==> flow/design.v <==
module SNN(
	clk,
	rst_n,
	in_valid,
	img,
	ker,
	weight,
	out_valid,
	out_data
);
input clk;
input rst_n;
input in_valid;
input [7:0] img;
input [7:0] ker;
input [7:0] weight;
output reg out_valid;
output reg [9:0] out_data;
genvar x, y;
reg [6:0] count_in;
wire [2:0] count_in_x;
wire [1:0] count_in_y;
wire [2:0] count_row;
reg [7:0] image[2:0][5:0];
reg [7:0] kernel[8:0];
reg [7:0] fc_weight[3:0];
reg conv_in_valid;
wire conv_out_valid;
reg [63:0] next_conv_in;
reg [71:0] conv_in;
wire [19:0] conv_out;
wire [7:0] conv_quantize_out;
wire conv_quantize_out_valid;
wire [7:0] max_pool_out;
wire max_pool_out_valid;
wire [16:0] fc_out_1;
wire [16:0] fc_out_2;
wire fc_out_valid;
wire [7:0] fc_quantization_out_1;
wire [7:0] fc_quantization_out_2;
wire fc_quantization_out_valid;
wire [9:0] l1_out;
wire l1_out_valid;
assign count_in_x = count_in % 'd6;
assign count_in_y = (count_in / 'd6) % 'd3;
assign count_row = (count_in / 'd6) % 'd6;
always@(posedge clk or negedge rst_n) begin
	if(!rst_n)
		count_in <= 0;
	else if(in_valid)
		count_in <= count_in + 1;
	else
		count_in <= 0;
end
generate
for(x=0;x<6;x=x+1) begin
	for(y=0;y<3;y=y+1) begin
		always@(posedge clk) begin
			if(x == count_in_x && count_in_y == y)
				image[y][x] <= img;
			else
				image[y][x] <= image[y][x];
		end
	end
end
for(x=0;x<9;x=x+1) begin
	always@(posedge clk) begin
		if(x == count_in)
			kernel[x] <= ker;
		else
			kernel[x] <= kernel[x];
	end
end
for(x=0;x<4;x=x+1) begin
	always@(posedge clk) begin
		if(in_valid && x == count_in)
			fc_weight[x] <= weight;
		else
			fc_weight[x] <= fc_weight[x];
	end
end
endgenerate
wire [23:0] row1;
wire [23:0] row2;
wire [23:0] row3;
assign row1 = {image[0][count_in_x],image[0][count_in_x-1],image[0][count_in_x-2]};
assign row2 = {image[1][count_in_x],image[1][count_in_x-1],image[1][count_in_x-2]};
assign row3 = {image[2][count_in_x],image[2][count_in_x-1],image[2][count_in_x-2]};
always@(*) begin
	case(count_in_y)
	'd2: next_conv_in = {row3[15:0],row2,row1};
	'd0: next_conv_in = {row1[15:0],row3,row2};
	'd1: next_conv_in = {row2[15:0],row1,row3};
	default: next_conv_in = 0;
	endcase
end
always@(*) begin
	if(count_row > 1 && count_in_x > 1)
		conv_in = {img,next_conv_in};
	else
		conv_in = 0;
end
always@(*) begin
	conv_in_valid = count_row > 1 && count_in_x > 1;
end
conv c1(
	.rst_n(rst_n),
	.clk(clk),
	.clk_valid(clk),
	.in_valid(conv_in_valid),
	.kernel({kernel[8],kernel[7],kernel[6],kernel[5],kernel[4],kernel[3],kernel[2],kernel[1],kernel[0]}),
	.image(conv_in),
	.out_valid(conv_out_valid),
	.out(conv_out)
);
quatization_1 q1(
	.rst_n(rst_n),
	.clk(clk),
	.in_valid(conv_out_valid),
	.in(conv_out),
	.out(conv_quantize_out),
	.out_valid(conv_quantize_out_valid)
);
max_pool m1(
	.rst_n(rst_n),
	.clk(clk),
	.in_valid(conv_quantize_out_valid),
	.in(conv_quantize_out),
	.out(max_pool_out),
	.out_valid(max_pool_out_valid)
);
fully_connect fc1(
	.rst_n(rst_n),
	.clk(clk),
	.in_valid(max_pool_out_valid),
	.in(max_pool_out),
	.weight({fc_weight[3],fc_weight[2],fc_weight[1],fc_weight[0]}),
	.out_1(fc_out_1),
	.out_2(fc_out_2),
	.out_valid(fc_out_valid)
);
quatization_2 q2(
	.rst_n(rst_n),
	.clk(clk),
	.in_valid(fc_out_valid),
	.in_1(fc_out_1),
	.in_2(fc_out_2),
	.out_1(fc_quantization_out_1),
	.out_2(fc_quantization_out_2),
	.out_valid(fc_quantization_out_valid)
);
L1_distance l1(
	.rst_n(rst_n),
	.clk(clk),
	.in_valid(fc_quantization_out_valid),
	.in_1(fc_quantization_out_1),
	.in_2(fc_quantization_out_2),
	.out(l1_out),
	.out_valid(l1_out_valid)
);
always@(posedge clk or negedge rst_n) begin
	if(!rst_n) begin
		out_data <= 0;
	end
	else if(l1_out_valid)
		out_data <= l1_out;
	else
		out_data <= 0;
end
always@(posedge clk or negedge rst_n) begin
	if(!rst_n) begin
		out_valid <= 0;
	end
	else
		out_valid <= l1_out_valid;
end
endmodule
module conv(
	input rst_n,
	input clk,
	input clk_valid,
	input in_valid,
	input [71:0] kernel,
	input [71:0] image,
	output reg out_valid,
	output reg [19:0] out
);
wire [15:0] mult_out[8:0];
genvar gen_conv;
generate
for(gen_conv=0;gen_conv<9;gen_conv=gen_conv+1)
	assign mult_out[gen_conv] = kernel[(gen_conv*8)+7:(gen_conv*8)] * image[(gen_conv*8)+7:(gen_conv*8)];
endgenerate
wire [19:0] next_out;
assign next_out = ( (mult_out[0] + mult_out[1]) + (mult_out[2] + mult_out[3]) ) + ( (mult_out[4] + mult_out[5]) + (mult_out[6] + mult_out[7]) + mult_out[8]);
always@(posedge clk) begin
	if(in_valid)
		out <= next_out;
	else
		out <= out;
end
always@(posedge clk_valid or negedge rst_n) begin
	if(!rst_n)
		out_valid <= 0;
	else
		out_valid <= in_valid;
end
endmodule
module quatization_1(
	input rst_n,
	input clk,
	input in_valid,
	input [19:0] in,
	output reg [7:0] out,
	output reg out_valid
);
wire [7:0] next_out;
assign next_out = in / 'd2295;
always@(*) begin
	out = next_out;
end
always@(*) begin
	out_valid = in_valid;
end
endmodule
module max_pool(
	input rst_n,
	input clk,
	input in_valid,
	input [7:0] in,
	output reg [7:0] out,
	output reg out_valid
);
reg [2:0] count_in;
reg [7:0] temp1;
reg [7:0] temp2;
wire [7:0] next_temp;
reg [7:0] cmp_in;
always@(posedge clk or negedge rst_n) begin
	if(!rst_n)
		count_in <= 0;
	else if(in_valid)
		count_in <= count_in + 1;
	else
		count_in <= count_in;
end
always@(posedge clk) begin
	if(in_valid && count_in == 0)
		temp1 <= in;
	else if(in_valid && (count_in == 'd1 || count_in == 'd4))
		temp1 <= next_temp;
	else
		temp1 <= temp1;
end
always@(posedge clk) begin
	if(in_valid && count_in == 'd2)
		temp2 <= in;
	else if(in_valid && (count_in == 'd3 || count_in == 'd6))
		temp2 <= next_temp;
	else
		temp2 <= temp2;
end
always@(*) begin
	case(count_in)
	'd1,'d4,'d5: cmp_in = temp1;
	'd3,'d6,'d7: cmp_in = temp2;
	default: cmp_in = temp1;
	endcase
end
assign next_temp = (cmp_in > in) ? cmp_in : in;
always@(posedge clk) begin
	if(count_in == 'd5 || count_in == 'd7)
		out <= next_temp;
	else
		out <= out;
end
always@(posedge clk or negedge rst_n) begin
	if(!rst_n)
		out_valid <= 0;
	else
		out_valid <= (count_in == 'd5 || count_in == 'd7) && in_valid;
end
endmodule
module fully_connect(
	input rst_n,
	input clk,
	input in_valid,
	input [7:0] in,
	input [31:0] weight,
	output reg [16:0] out_1,
	output reg [16:0] out_2,
	output reg out_valid
);
reg count_in;
wire [15:0] mul_out_1;
wire [15:0] mul_out_2;
reg [7:0] mul_in_1;
reg [7:0] mul_in_2;
reg [15:0] temp1;
reg [15:0] temp2;
always@(posedge clk or negedge rst_n) begin
	if(!rst_n)
		count_in <= 0;
	else if(in_valid)
		count_in <= ~count_in;
	else
		count_in <= count_in;
end
always@(*) begin
	case(count_in)
	'd0: mul_in_1 = weight[7:0];
	'd1: mul_in_1 = weight[23:16];
	endcase
end
always@(*) begin
	case(count_in)
	'd0: mul_in_2 = weight[15:8];
	'd1: mul_in_2 = weight[31:24];
	endcase
end
assign mul_out_1 = mul_in_1 * in;
assign mul_out_2 = mul_in_2 * in;
always@(posedge clk) begin
	if(in_valid)
		temp1 <= mul_out_1;
	else
		temp1 <= temp1;
end
always@(posedge clk) begin
	if(in_valid)
		temp2 <= mul_out_2;
	else
		temp2 <= temp2;
end
always@(*) begin
	if(in_valid && count_in)
		out_1 = mul_out_1 + temp1;
	else
		out_1 = 0;
end
always@(*) begin
	if(in_valid && count_in)
		out_2 = mul_out_2 + temp2;
	else
		out_2 = 0;
end
always@(*) begin
	out_valid = in_valid && count_in;
end
endmodule
module quatization_2(
	input rst_n,
	input clk,
	input in_valid,
	input [16:0] in_1,
	input [16:0] in_2,
	output reg [7:0] out_1,
	output reg [7:0] out_2,
	output reg out_valid
);
always@(*) begin
	out_1 = in_1 / 'd510;
end
always@(*) begin
	out_2 = in_2 / 'd510;
end
always@(*) begin
	out_valid = in_valid;
end
endmodule
module L1_distance(
	input rst_n,
	input clk,
	input in_valid,
	input [7:0] in_1,
	input [7:0] in_2,
	output reg [9:0] out,
	output reg out_valid
);
reg [1:0] count_in;
reg [7:0] temp [3:0];
wire [7:0] next_temp[3:0];
always@(posedge clk or negedge rst_n) begin
	if(!rst_n)
		count_in <= 0;
	else if(in_valid)
		count_in <= count_in + 1;
	else
		count_in <= count_in;
end
always@(posedge clk) begin
	if(in_valid && count_in == 0) begin
		temp[0] <= in_1;
		temp[1] <= in_2;
	end
	else if(in_valid && count_in == 'd1) begin
		temp[2] <= in_1;
		temp[3] <= in_2;
	end
	else begin
		temp[0] <= temp[0];
		temp[1] <= temp[1];
		temp[2] <= temp[2];
		temp[3] <= temp[3];
	end
end
reg [7:0] adder_in_1;
reg [7:0] adder_in_2;
reg [7:0] adder_in_3;
reg [7:0] adder_in_4;
always@(*) begin
	if(count_in == 'd2) begin
		adder_in_1 = (temp[0] > in_1) ? temp[0] - in_1 : in_1 - temp[0];
		adder_in_2 = (temp[1] > in_2) ? temp[1] - in_2 : in_2 - temp[1];
	end
	else begin
		adder_in_1 = 0;
		adder_in_2 = 0;
	end
end
always@(*) begin
	if(count_in == 'd3) begin
		adder_in_3 = (temp[2] > in_1) ? temp[2] - in_1 : in_1 - temp[2];
		adder_in_4 = (temp[3] > in_2) ? temp[3] - in_2 : in_2 - temp[3];
	end
	else begin
		adder_in_3 = 0;
		adder_in_4 = 0;
	end
end
wire [7:0] real_adder_in_1;
wire [7:0] real_adder_in_2;
assign real_adder_in_1 = (count_in == 'd3) ? adder_in_3 : adder_in_1;
assign real_adder_in_2 = (count_in == 'd3) ? adder_in_4 : adder_in_2;
wire [8:0] adder_out;
assign adder_out = real_adder_in_1 + real_adder_in_2;
reg [8:0] temp_out;
always@(posedge clk) begin
	if(count_in == 'd2)
		temp_out <= adder_out;
	else
		temp_out <= temp_out;
end
wire [9:0] sum;
wire [9:0] next_out;
assign sum = adder_out + temp_out;
assign next_out = (sum > 'd15) ? sum : 0;
always@(*) begin
	out = next_out;
end
always@(*) begin
	out_valid = count_in == 'd3 && in_valid;
end
endmodule
# From RTL to reports: SNN
# Module SNN before and after one edit of its RTL, step after step.
# "before" refers to lines of the RTL above, "after" to lines of the edited file.
# "delta": "after" minus "before" as printed here.
design:
  top: "SNN"
  clock: "clk"
  library: "sky130hd"
  corner: "tt_025C_1v80"

# Diff
# Unified diff, file above to edited file.
# The edit is scripted: it alters the design's behaviour and was not made to optimise anything.
# begin of diff
@@ -421,5 +421,5 @@
 always@(*) begin
 	if(count_in == 'd3) begin
-		adder_in_3 = (temp[2] > in_1) ? temp[2] - in_1 : in_1 - temp[2];
+		adder_in_3 = (temp[2] == in_1) ? temp[2] - in_1 : in_1 - temp[2];
 		adder_in_4 = (temp[3] > in_2) ? temp[3] - in_2 : in_2 - temp[3];
 	end
# end of diff

# Word level
# Counts by Yosys on the flattened word-level netlist (proc, flatten, opt, wreduce). Print and check cells are left out.
classes:
  columns: ["element", "before", "after", "delta"]
  rows:
  - ["div", 7, 7, 0]
  - ["mux", 32, 32, 0]
  - ["n_cmp", 8, 7, -1]
  - ["shift", 0, 0, 0]
  - ["eq_ne", 178, 179, 1]
  - ["multipliers", 11, 11, 0]
  - ["n_reduce_logical", 53, 53, 0]
  - ["n_logic", 2, 2, 0]
  - ["add_sub_neg", 34, 34, 0]
op_table:
  columns: ["cell", "before", "after", "delta"]
  rows:
  - ["> comparator 8 bit", 5, 4, -1]
  - ["equality test 8 bit", 0, 1, 1]
# Unchanged operator kinds not shown: 59.
bits:
  columns: ["element", "before", "after", "delta"]
  rows:
  - ["output_inout_bits", 11, 11, 0]
  - ["elab_cells", 375, 375, 0]
  - ["input_bits", 27, 27, 0]
  - ["reg_bits", 391, 391, 0]
  - ["ramBits", 0, 0, 0]
  - ["latch_bits", 0, 0, 0]
  - ["mem_bits_ro", 0, 0, 0]
  - ["clocked_rd_ports_x_width", 0, 0, 0]
  - ["n_memories", 0, 0, 0]

# Logic depth
# Depth = most cells in a row (Yosys ltp): at word level without a register or memory, in the mapped netlist without a sequential cell, where the memories' decode and read muxes count.
logic_depth:
  columns: ["element", "before", "after", "delta"]
  rows:
  - ["word_depth", 15, 15, 0]
  - ["abc_area", "0", "0", null]
  - ["mapped_depth", 79, 80, 1]
  - ["depth_no_buf", 76, 76, 0]

# Mapped cells and area
# Source: synth_stat.txt of the flow (Yosys; design flattened, memories mapped). It holds for the ABC_AREA given above (unset counts as 0); a run with the other value may have another netlist.
by_type:
  columns: ["cell", "before", "after", "delta"]
  rows:
  - ["sky130_fd_sc_hd__nand2_1", 571, 654, 83]
  - ["sky130_fd_sc_hd__and2_1", 228, 280, 52]
  - ["sky130_fd_sc_hd__and3_1", 149, 122, -27]
  - ["sky130_fd_sc_hd__nand4_1", 86, 59, -27]
  - ["sky130_fd_sc_hd__o21ai_0", 213, 187, -26]
  - ["sky130_fd_sc_hd__mux2i_1", 65, 90, 25]
  - ["sky130_fd_sc_hd__inv_1", 905, 887, -18]
  - ["sky130_fd_sc_hd__nor2_1", 351, 367, 16]
  - ["sky130_fd_sc_hd__xnor2_1", 160, 144, -16]
  - ["sky130_fd_sc_hd__a21o_1", 52, 67, 15]
  - ["sky130_fd_sc_hd__clkbuf_1", 188, 174, -14]
  - ["sky130_fd_sc_hd__nand3_1", 112, 98, -14]
  - ["sky130_fd_sc_hd__a21oi_1", 286, 273, -13]
  - ["sky130_fd_sc_hd__a22oi_1", 182, 169, -13]
  - ["sky130_fd_sc_hd__nor2b_1", 152, 165, 13]
  - ["sky130_fd_sc_hd__a222oi_1", 84, 71, -13]
  - ["sky130_fd_sc_hd__o21bai_1", 83, 71, -12]
  - ["sky130_fd_sc_hd__a211o_1", 6, 17, 11]
# Unchanged cell types not shown: 32.
# The list need not be complete.
synth_totals:
  columns: ["element", "before", "after", "delta"]
  rows:
  - ["yosys_area_um2", 57173.6, 57720.4, 546.8]
  - ["ff_cells", 391, 391, 0]
  - ["mapped_cells", 6362, 6440, 78]
# The figures by module come from a second, unflattened synthesis with its own total; it is not the netlist above.
unflattened:
  columns: ["element", "before", "after", "delta"]
  rows:
  - ["hier_cells", 6526, 6520, -6]
  - ["area_unflattened_um2", 60402.9, 60394.2, -8.7]
# Rows give one instance, submodules left out.
modules_before:
  columns: ["module", "n_cells", "area_um2", "instances"]
  rows:
  - ["conv", 2168, 21015.2, 1]
  - ["SNN", 1854, 18492.7, 1]
  - ["fully_connect", 767, 6990.5, 1]
  - ["L1_distance", 502, 4753.3, 1]
  - ["quatization_1", 558, 3907.5, 1]
  - ["quatization_2", 564, 3632.2, 1]
  - ["max_pool", 113, 1611.5, 1]
modules_after:
  columns: ["module", "n_cells", "area_um2", "instances"]
  rows:
  - ["conv", 2168, 21015.2, 1]
  - ["SNN", 1854, 18492.7, 1]
  - ["fully_connect", 767, 6990.5, 1]
  - ["L1_distance", 496, 4744.6, 1]
  - ["quatization_1", 558, 3907.5, 1]
  - ["quatization_2", 564, 3632.2, 1]
  - ["max_pool", 113, 1611.5, 1]

# Timing after synthesis
# Source: OpenSTA report_checks on the synthesized netlist (no wires, ideal clock, input and output delay 20% of the period each), path of least setup slack; recovery checks are left aside. Register names are those of the netlist, which keeps one name where synthesis merged equal registers.
synth_path:
  columns: ["element", "before", "after", "delta"]
  rows:
  - ["path_kind", "flip-flop to flip-flop", "flip-flop to flip-flop", null]
  - ["start", "register fc1.count_in", "register fc1.count_in", null]
  - ["end", "register out_data[2]", "register out_data[2]", null]
  - ["setup_time_ns", 0.123, 0.086, -0.037]
  - ["delay_ns", 17.050, 17.293, 0.243]
  - ["path_stages", 73, 78, 5]
  - ["path_buffers", 4, 5, 1]
  - ["tclk_ns", 17.0, 17.0, 0.0]
  - ["arrival_ns", 16.927, 17.207, 0.280]
  - ["setup_slack_ns", -0.050, -0.293, -0.243]
  - ["synth_period_reached_ns", 17.05, 17.293, 0.243]
# "delay_ns" = arrival - input delay + setup time.
# "path_stages" counts driving pins, that of a launching flip-flop among them; a cell with two outputs on the path counts twice.
# "synth_period_reached_ns" = period - worst setup slack (recovery checks aside). The figure is calculated, with input and output delays left at 20% of the set period.
# At most two assigning lines are given for a register; there are more.
synth_between_before:
  cell_sequence: "sky130_fd_sc_hd__dfrtp_1 sky130_fd_sc_hd__clkbuf_1 sky130_fd_sc_hd__clkbuf_1 sky130_fd_sc_hd__mux2i_1 sky130_fd_sc_hd__nand2b_1 sky130_fd_sc_hd__fa_1 sky130_fd_sc_hd__fa_1 sky130_fd_sc_hd__inv_1 sky130_fd_sc_hd__fa_1 sky130_fd_sc_hd__inv_1 sky130_fd_sc_hd__fa_1 sky130_fd_sc_hd__inv_1 sky130_fd_sc_hd__ha_1 sky130_fd_sc_hd__a21oi_1 sky130_fd_sc_hd__o21bai_1 sky130_fd_sc_hd__a21oi_1 sky130_fd_sc_hd__xnor2_1 sky130_fd_sc_hd__ha_1 (+37 left out) sky130_fd_sc_hd__clkbuf_1 sky130_fd_sc_hd__mux2_2 sky130_fd_sc_hd__o22ai_1 sky130_fd_sc_hd__ha_1 sky130_fd_sc_hd__a21o_1 sky130_fd_sc_hd__a21oi_1 sky130_fd_sc_hd__o21bai_1 sky130_fd_sc_hd__a21oi_1 sky130_fd_sc_hd__xnor2_1 sky130_fd_sc_hd__ha_1 sky130_fd_sc_hd__inv_1 sky130_fd_sc_hd__o21bai_1 sky130_fd_sc_hd__a21oi_1 sky130_fd_sc_hd__nor2_1 sky130_fd_sc_hd__nor2_1 sky130_fd_sc_hd__xor2_1 sky130_fd_sc_hd__a41o_1 sky130_fd_sc_hd__nor3_1"
  cells_between: 38
synth_rtl_before:
  columns: ["element", "line", "rtl"]
  rows:
  - ["start: declaration", 294, "reg count_in;"]
  - ["start: assignment", 305, "count_in <= ~count_in;"]
  - ["start: assignment", 307, "count_in <= count_in;"]
  - ["end: assignment", 163, "out_data <= 0;"]
  - ["end: assignment", 166, "out_data <= l1_out;"]
  - ["end: declaration", 18, "output reg [9:0] out_data;"]
# before: No chain of elaborated cells between the ends is given.
# Nets of the timed path that keep an RTL name, with a line that drives or declares them; the list need not be complete.
synth_nets_before:
  columns: ["net", "line", "rtl"]
  rows:
  - ["fc1.mul_out_1[10]", 321, "assign mul_out_1 = mul_in_1 * in;"]
  - ["fc_quantization_out_1[1]", 362, "out_1 = in_1 / 'd510;"]
  - ["fc_quantization_out_1[0]", 362, null]
  - ["l1.adder_out[5]", 436, "assign adder_out = real_adder_in_1 + real_adder_in_2;"]
synth_between_after:
  cell_sequence: "sky130_fd_sc_hd__dfrtp_1 sky130_fd_sc_hd__clkbuf_1 sky130_fd_sc_hd__buf_1 sky130_fd_sc_hd__mux2i_1 sky130_fd_sc_hd__nand2b_1 sky130_fd_sc_hd__fa_1 sky130_fd_sc_hd__fa_1 sky130_fd_sc_hd__inv_1 sky130_fd_sc_hd__fa_1 sky130_fd_sc_hd__inv_1 sky130_fd_sc_hd__fa_1 sky130_fd_sc_hd__inv_1 sky130_fd_sc_hd__ha_1 sky130_fd_sc_hd__a21oi_1 sky130_fd_sc_hd__o21bai_1 sky130_fd_sc_hd__a21oi_1 sky130_fd_sc_hd__o21bai_1 sky130_fd_sc_hd__a21oi_1 (+42 left out) sky130_fd_sc_hd__a221o_1 sky130_fd_sc_hd__a221o_1 sky130_fd_sc_hd__or2_2 sky130_fd_sc_hd__a32o_1 sky130_fd_sc_hd__ha_1 sky130_fd_sc_hd__inv_1 sky130_fd_sc_hd__nor2_1 sky130_fd_sc_hd__nor2_1 sky130_fd_sc_hd__xnor2_1 sky130_fd_sc_hd__ha_1 sky130_fd_sc_hd__o21a_1 sky130_fd_sc_hd__o21ai_0 sky130_fd_sc_hd__nand2b_1 sky130_fd_sc_hd__a21oi_1 sky130_fd_sc_hd__xnor2_1 sky130_fd_sc_hd__and4_1 sky130_fd_sc_hd__a31o_2 sky130_fd_sc_hd__nor3_1"
  cells_between: 38
synth_rtl_after:
  columns: ["element", "line", "rtl"]
  rows:
  - ["start: declaration", 294, "reg count_in;"]
  - ["start: assignment", 305, "count_in <= ~count_in;"]
  - ["start: assignment", 307, "count_in <= count_in;"]
  - ["end: assignment", 163, "out_data <= 0;"]
  - ["end: assignment", 166, "out_data <= l1_out;"]
  - ["end: declaration", 18, "output reg [9:0] out_data;"]
# after: No chain of elaborated cells between the ends is given.
synth_nets_after:
  columns: ["net", "line", "rtl"]
  rows:
  - ["fc1.mul_out_1[12]", 321, "assign mul_out_1 = mul_in_1 * in;"]
  - ["fc_quantization_out_1[2]", 362, "out_1 = in_1 / 'd510;"]
  - ["fc_quantization_out_1[0]", 362, null]
  - ["l1.adder_out[4]", 436, "assign adder_out = real_adder_in_1 + real_adder_in_2;"]

# Worst path after layout
# From the final timing report of each run of pair 1: the path of least setup slack in the routed layout; clock arrival at registers is part of the times.
layout_path:
  columns: ["element", "before", "after", "delta"]
  rows:
  - ["path_kind", "flip-flop to flip-flop", "flip-flop to flip-flop", null]
  - ["start", "register count_in[6]", "register fc1.count_in", null]
  - ["end", "register c1.out[18]", "register out_data[0]", null]
  - ["arrival_ns", 16.33, 16.50, 0.17]
  - ["tclk_ns", 16.5, 16.5, 0.0]
  - ["setup_time_ns", 0.13, 0.11, -0.02]
  - ["setup_slack_ns", 0.70, 0.55, -0.15]
  - ["path_buffers", 2, 6, 4]
  - ["path_stages", 61, 77, 16]
# Between the ends stands the longest chain of elaborated cells between them, by number of cells; it is not shown to be the way that was timed. Of several equally long chains one is given.
# A line is the first line of the expression or statement that the cell stems from. Yosys adds cells for indexed reads and writes and turns some case tables into memories.
# At most two assigning lines are given for a register; there are more.
layout_between_before:
  cell_sequence: "sky130_fd_sc_hd__dfrtp_1 sky130_fd_sc_hd__ha_1 sky130_fd_sc_hd__nand2b_1 sky130_fd_sc_hd__nor2_1 sky130_fd_sc_hd__o21ai_0 sky130_fd_sc_hd__o311ai_2 sky130_fd_sc_hd__o21ai_0 sky130_fd_sc_hd__nor2_1 sky130_fd_sc_hd__a21oi_1 sky130_fd_sc_hd__o21ai_0 sky130_fd_sc_hd__o21ai_1 sky130_fd_sc_hd__and2_1 sky130_fd_sc_hd__xnor2_2 sky130_fd_sc_hd__ha_1 sky130_fd_sc_hd__inv_1 sky130_fd_sc_hd__ha_1 sky130_fd_sc_hd__xnor2_2 sky130_fd_sc_hd__nand2_1 (+25 left out) sky130_fd_sc_hd__fa_1 sky130_fd_sc_hd__fa_1 sky130_fd_sc_hd__fa_1 sky130_fd_sc_hd__ha_1 sky130_fd_sc_hd__inv_1 sky130_fd_sc_hd__o21bai_1 sky130_fd_sc_hd__a21oi_1 sky130_fd_sc_hd__o21bai_1 sky130_fd_sc_hd__a21oi_1 sky130_fd_sc_hd__o21bai_1 sky130_fd_sc_hd__a21oi_1 sky130_fd_sc_hd__o21bai_1 sky130_fd_sc_hd__a21o_1 sky130_fd_sc_hd__a21o_1 sky130_fd_sc_hd__a21o_1 sky130_fd_sc_hd__a21oi_1 sky130_fd_sc_hd__xor2_1 sky130_fd_sc_hd__buf_4"
  elab_chain_len: 13
  cells_between: 211
layout_rtl_before:
  columns: ["element", "line", "rtl"]
  rows:
  - ["start: declaration", 20, "reg [6:0] count_in;"]
  - ["start: assignment", 49, "count_in <= 0;"]
  - ["start: assignment", 51, "count_in <= count_in + 1;"]
  - ["remainder unit 7 x 3 -> 32 bit", 44, "assign count_in_x = count_in % 'd6;"]
  - ["subtractor 3 x 1 -> 4 bit", 86, "assign row1 = {image[0][count_in_x],image[0][count_in_x-1],image[0][count_in_x-2]};"]
  - ["subtractor 4 x 4 -> 5 bit", 86, null]
  - ["adder 4 x 5 -> 5 bit", 86, null]
  - ["equality test 5 bit", 86, null]
  - ["case mux 8 bit (select 18 bit)", 86, null]
  - ["case mux 64 bit (select 3 bit)", 90, "case(count_in_y)"]
  - ["two-way mux 72 bit", 98, "if(count_row > 1 && count_in_x > 1)"]
  - ["multiplier 8 x 8 -> 16 bit", 192, "assign mult_out[gen_conv] = kernel[(gen_conv*8)+7:(gen_conv*8)] * image[(gen_conv*8)+7:(gen_conv*8)];"]
  - ["adder 16 x 16 -> 17 bit", 195, "assign next_out = ( (mult_out[0] + mult_out[1]) + (mult_out[2] + mult_out[3]) ) + ( (mult_out[4] + mult_out[5] ..."]
  - ["adder 20 bit", 195, null]
  - ["adder 20 x 16 -> 20 bit", 195, null]
  - ["adder 20 bit", 195, null]
  - ["end: assignment", 198, "out <= next_out;"]
  - ["end: assignment", 200, "out <= out;"]
  - ["end: declaration", 186, "output reg [19:0] out"]
# Nets of the timed path that keep an RTL name, with a line that drives or declares them; the list need not be complete.
layout_nets_before:
  columns: ["net", "line"]
  rows:
  - ["c1.next_out[18]", 195]
layout_between_after:
  cell_sequence: "sky130_fd_sc_hd__dfrtp_2 sky130_fd_sc_hd__buf_4 sky130_fd_sc_hd__mux2i_4 sky130_fd_sc_hd__buf_6 sky130_fd_sc_hd__nor2b_1 sky130_fd_sc_hd__fa_2 sky130_fd_sc_hd__fa_1 sky130_fd_sc_hd__inv_1 sky130_fd_sc_hd__fa_1 sky130_fd_sc_hd__fa_1 sky130_fd_sc_hd__inv_1 sky130_fd_sc_hd__ha_4 sky130_fd_sc_hd__inv_1 sky130_fd_sc_hd__o21bai_1 sky130_fd_sc_hd__a21oi_2 sky130_fd_sc_hd__o21bai_1 sky130_fd_sc_hd__a21oi_2 sky130_fd_sc_hd__buf_4 (+41 left out) sky130_fd_sc_hd__a221o_1 sky130_fd_sc_hd__a221o_1 sky130_fd_sc_hd__or2_2 sky130_fd_sc_hd__a32o_1 sky130_fd_sc_hd__ha_4 sky130_fd_sc_hd__inv_1 sky130_fd_sc_hd__nor2_2 sky130_fd_sc_hd__nor2_2 sky130_fd_sc_hd__xnor2_2 sky130_fd_sc_hd__ha_4 sky130_fd_sc_hd__a21o_1 sky130_fd_sc_hd__a21o_1 sky130_fd_sc_hd__a21oi_2 sky130_fd_sc_hd__nor2_1 sky130_fd_sc_hd__nor2_1 sky130_fd_sc_hd__xor2_1 sky130_fd_sc_hd__a31o_2 sky130_fd_sc_hd__nor2b_1"
  cells_between: 38
layout_rtl_after:
  columns: ["element", "line", "rtl"]
  rows:
  - ["start: declaration", 294, "reg count_in;"]
  - ["start: assignment", 305, "count_in <= ~count_in;"]
  - ["start: assignment", 307, "count_in <= count_in;"]
  - ["end: assignment", 163, "out_data <= 0;"]
  - ["end: assignment", 166, "out_data <= l1_out;"]
  - ["end: declaration", 18, "output reg [9:0] out_data;"]
# after: No chain of elaborated cells between the ends is given.
layout_nets_after:
  columns: ["net", "line", "rtl"]
  rows:
  - ["fc1.mul_out_1[10]", 321, "assign mul_out_1 = mul_in_1 * in;"]
  - ["fc_quantization_out_1[2]", 362, "out_1 = in_1 / 'd510;"]
  - ["fc_quantization_out_1[0]", 362, null]
  - ["l1.adder_out[4]", 436, "assign adder_out = real_adder_in_1 + real_adder_in_2;"]

# Measured runs
# Both versions went through the flow (Yosys, OpenROAD) with the same settings in each pair. Constraints: input delay and output delay 20% of the set period each, output load 0.01 pF.
settings_pair_1:
  period_ns: 16.5
  CAP_MARGIN: 20
  CORE_MARGIN: 2
  CORE_UTILIZATION: 40
  SLEW_MARGIN: 20
results_pair_1:
  columns: ["element", "before", "after", "delta"]
  rows:
  - ["die_um2", 145974.0, 147356.0, 1382.0]
  - ["post_route_stdcell_area_um2", 63853.7, 66274.8, 2421.1]
  - ["achieved_clock_period_ns", 15.799, 15.950, 0.151]
  - ["fin_util_frac", 0.45, 0.462, 0.012]
  - ["design_power_uw", 4694, 10759, 6065]
  - ["ys_area_um2", 57173.6, 57720.4, 546.8]
  - ["setupTns_ns", 0.000, 0.000, 0.000]
  - ["fin_ws_ns", 0.701, 0.550, -0.151]
  - ["ws_hold_ns", 0.547, 0.549, 0.002]
settings_pair_2:
  CELL_PAD_IN_SITES_GLOBAL_PLACEMENT: 1
  CORE_ASPECT_RATIO: 0.72
  CORE_UTILIZATION: 29
  CTS_CLUSTER_DIAMETER: 250
  GPL_ROUTABILITY_DRIVEN: 1
  GPL_TIMING_DRIVEN: 1
  HOLD_SLACK_MARGIN: 0.09
  MIN_ROUTING_LAYER: "met1"
  PLACE_DENSITY_LB_ADDON: 0.1
  period_ns: 9.98
  CAP_MARGIN: 20
  CORE_MARGIN: 2
  SLEW_MARGIN: 20
results_pair_2:
  columns: ["element", "before", "after", "delta"]
  rows:
  - ["die_um2", 200765.0, 202668.0, 1903.0]
  - ["post_route_stdcell_area_um2", 82487.9, 86095.1, 3607.2]
  - ["achieved_clock_period_ns", 15.295, 15.648, 0.353]
  - ["fin_util_frac", 0.421, 0.437, 0.016]
  - ["design_power_uw", 10304, 22880, 12576]
  - ["ys_area_um2", 57173.6, 57720.4, 546.8]
  - ["setupTns_ns", -151.081, -154.433, -3.352]
  - ["fin_ws_ns", -5.315, -5.668, -0.353]
  - ["ws_hold_ns", 0.557, 0.556, -0.001]
# By "achieved_clock_period_ns" is meant the clock period of the run minus its worst setup slack. This is arithmetic on one report: input and output delays are still those of the set period (20% each).
# "design_power_uw": no workload was simulated; the value follows from the tool's default switching activity.
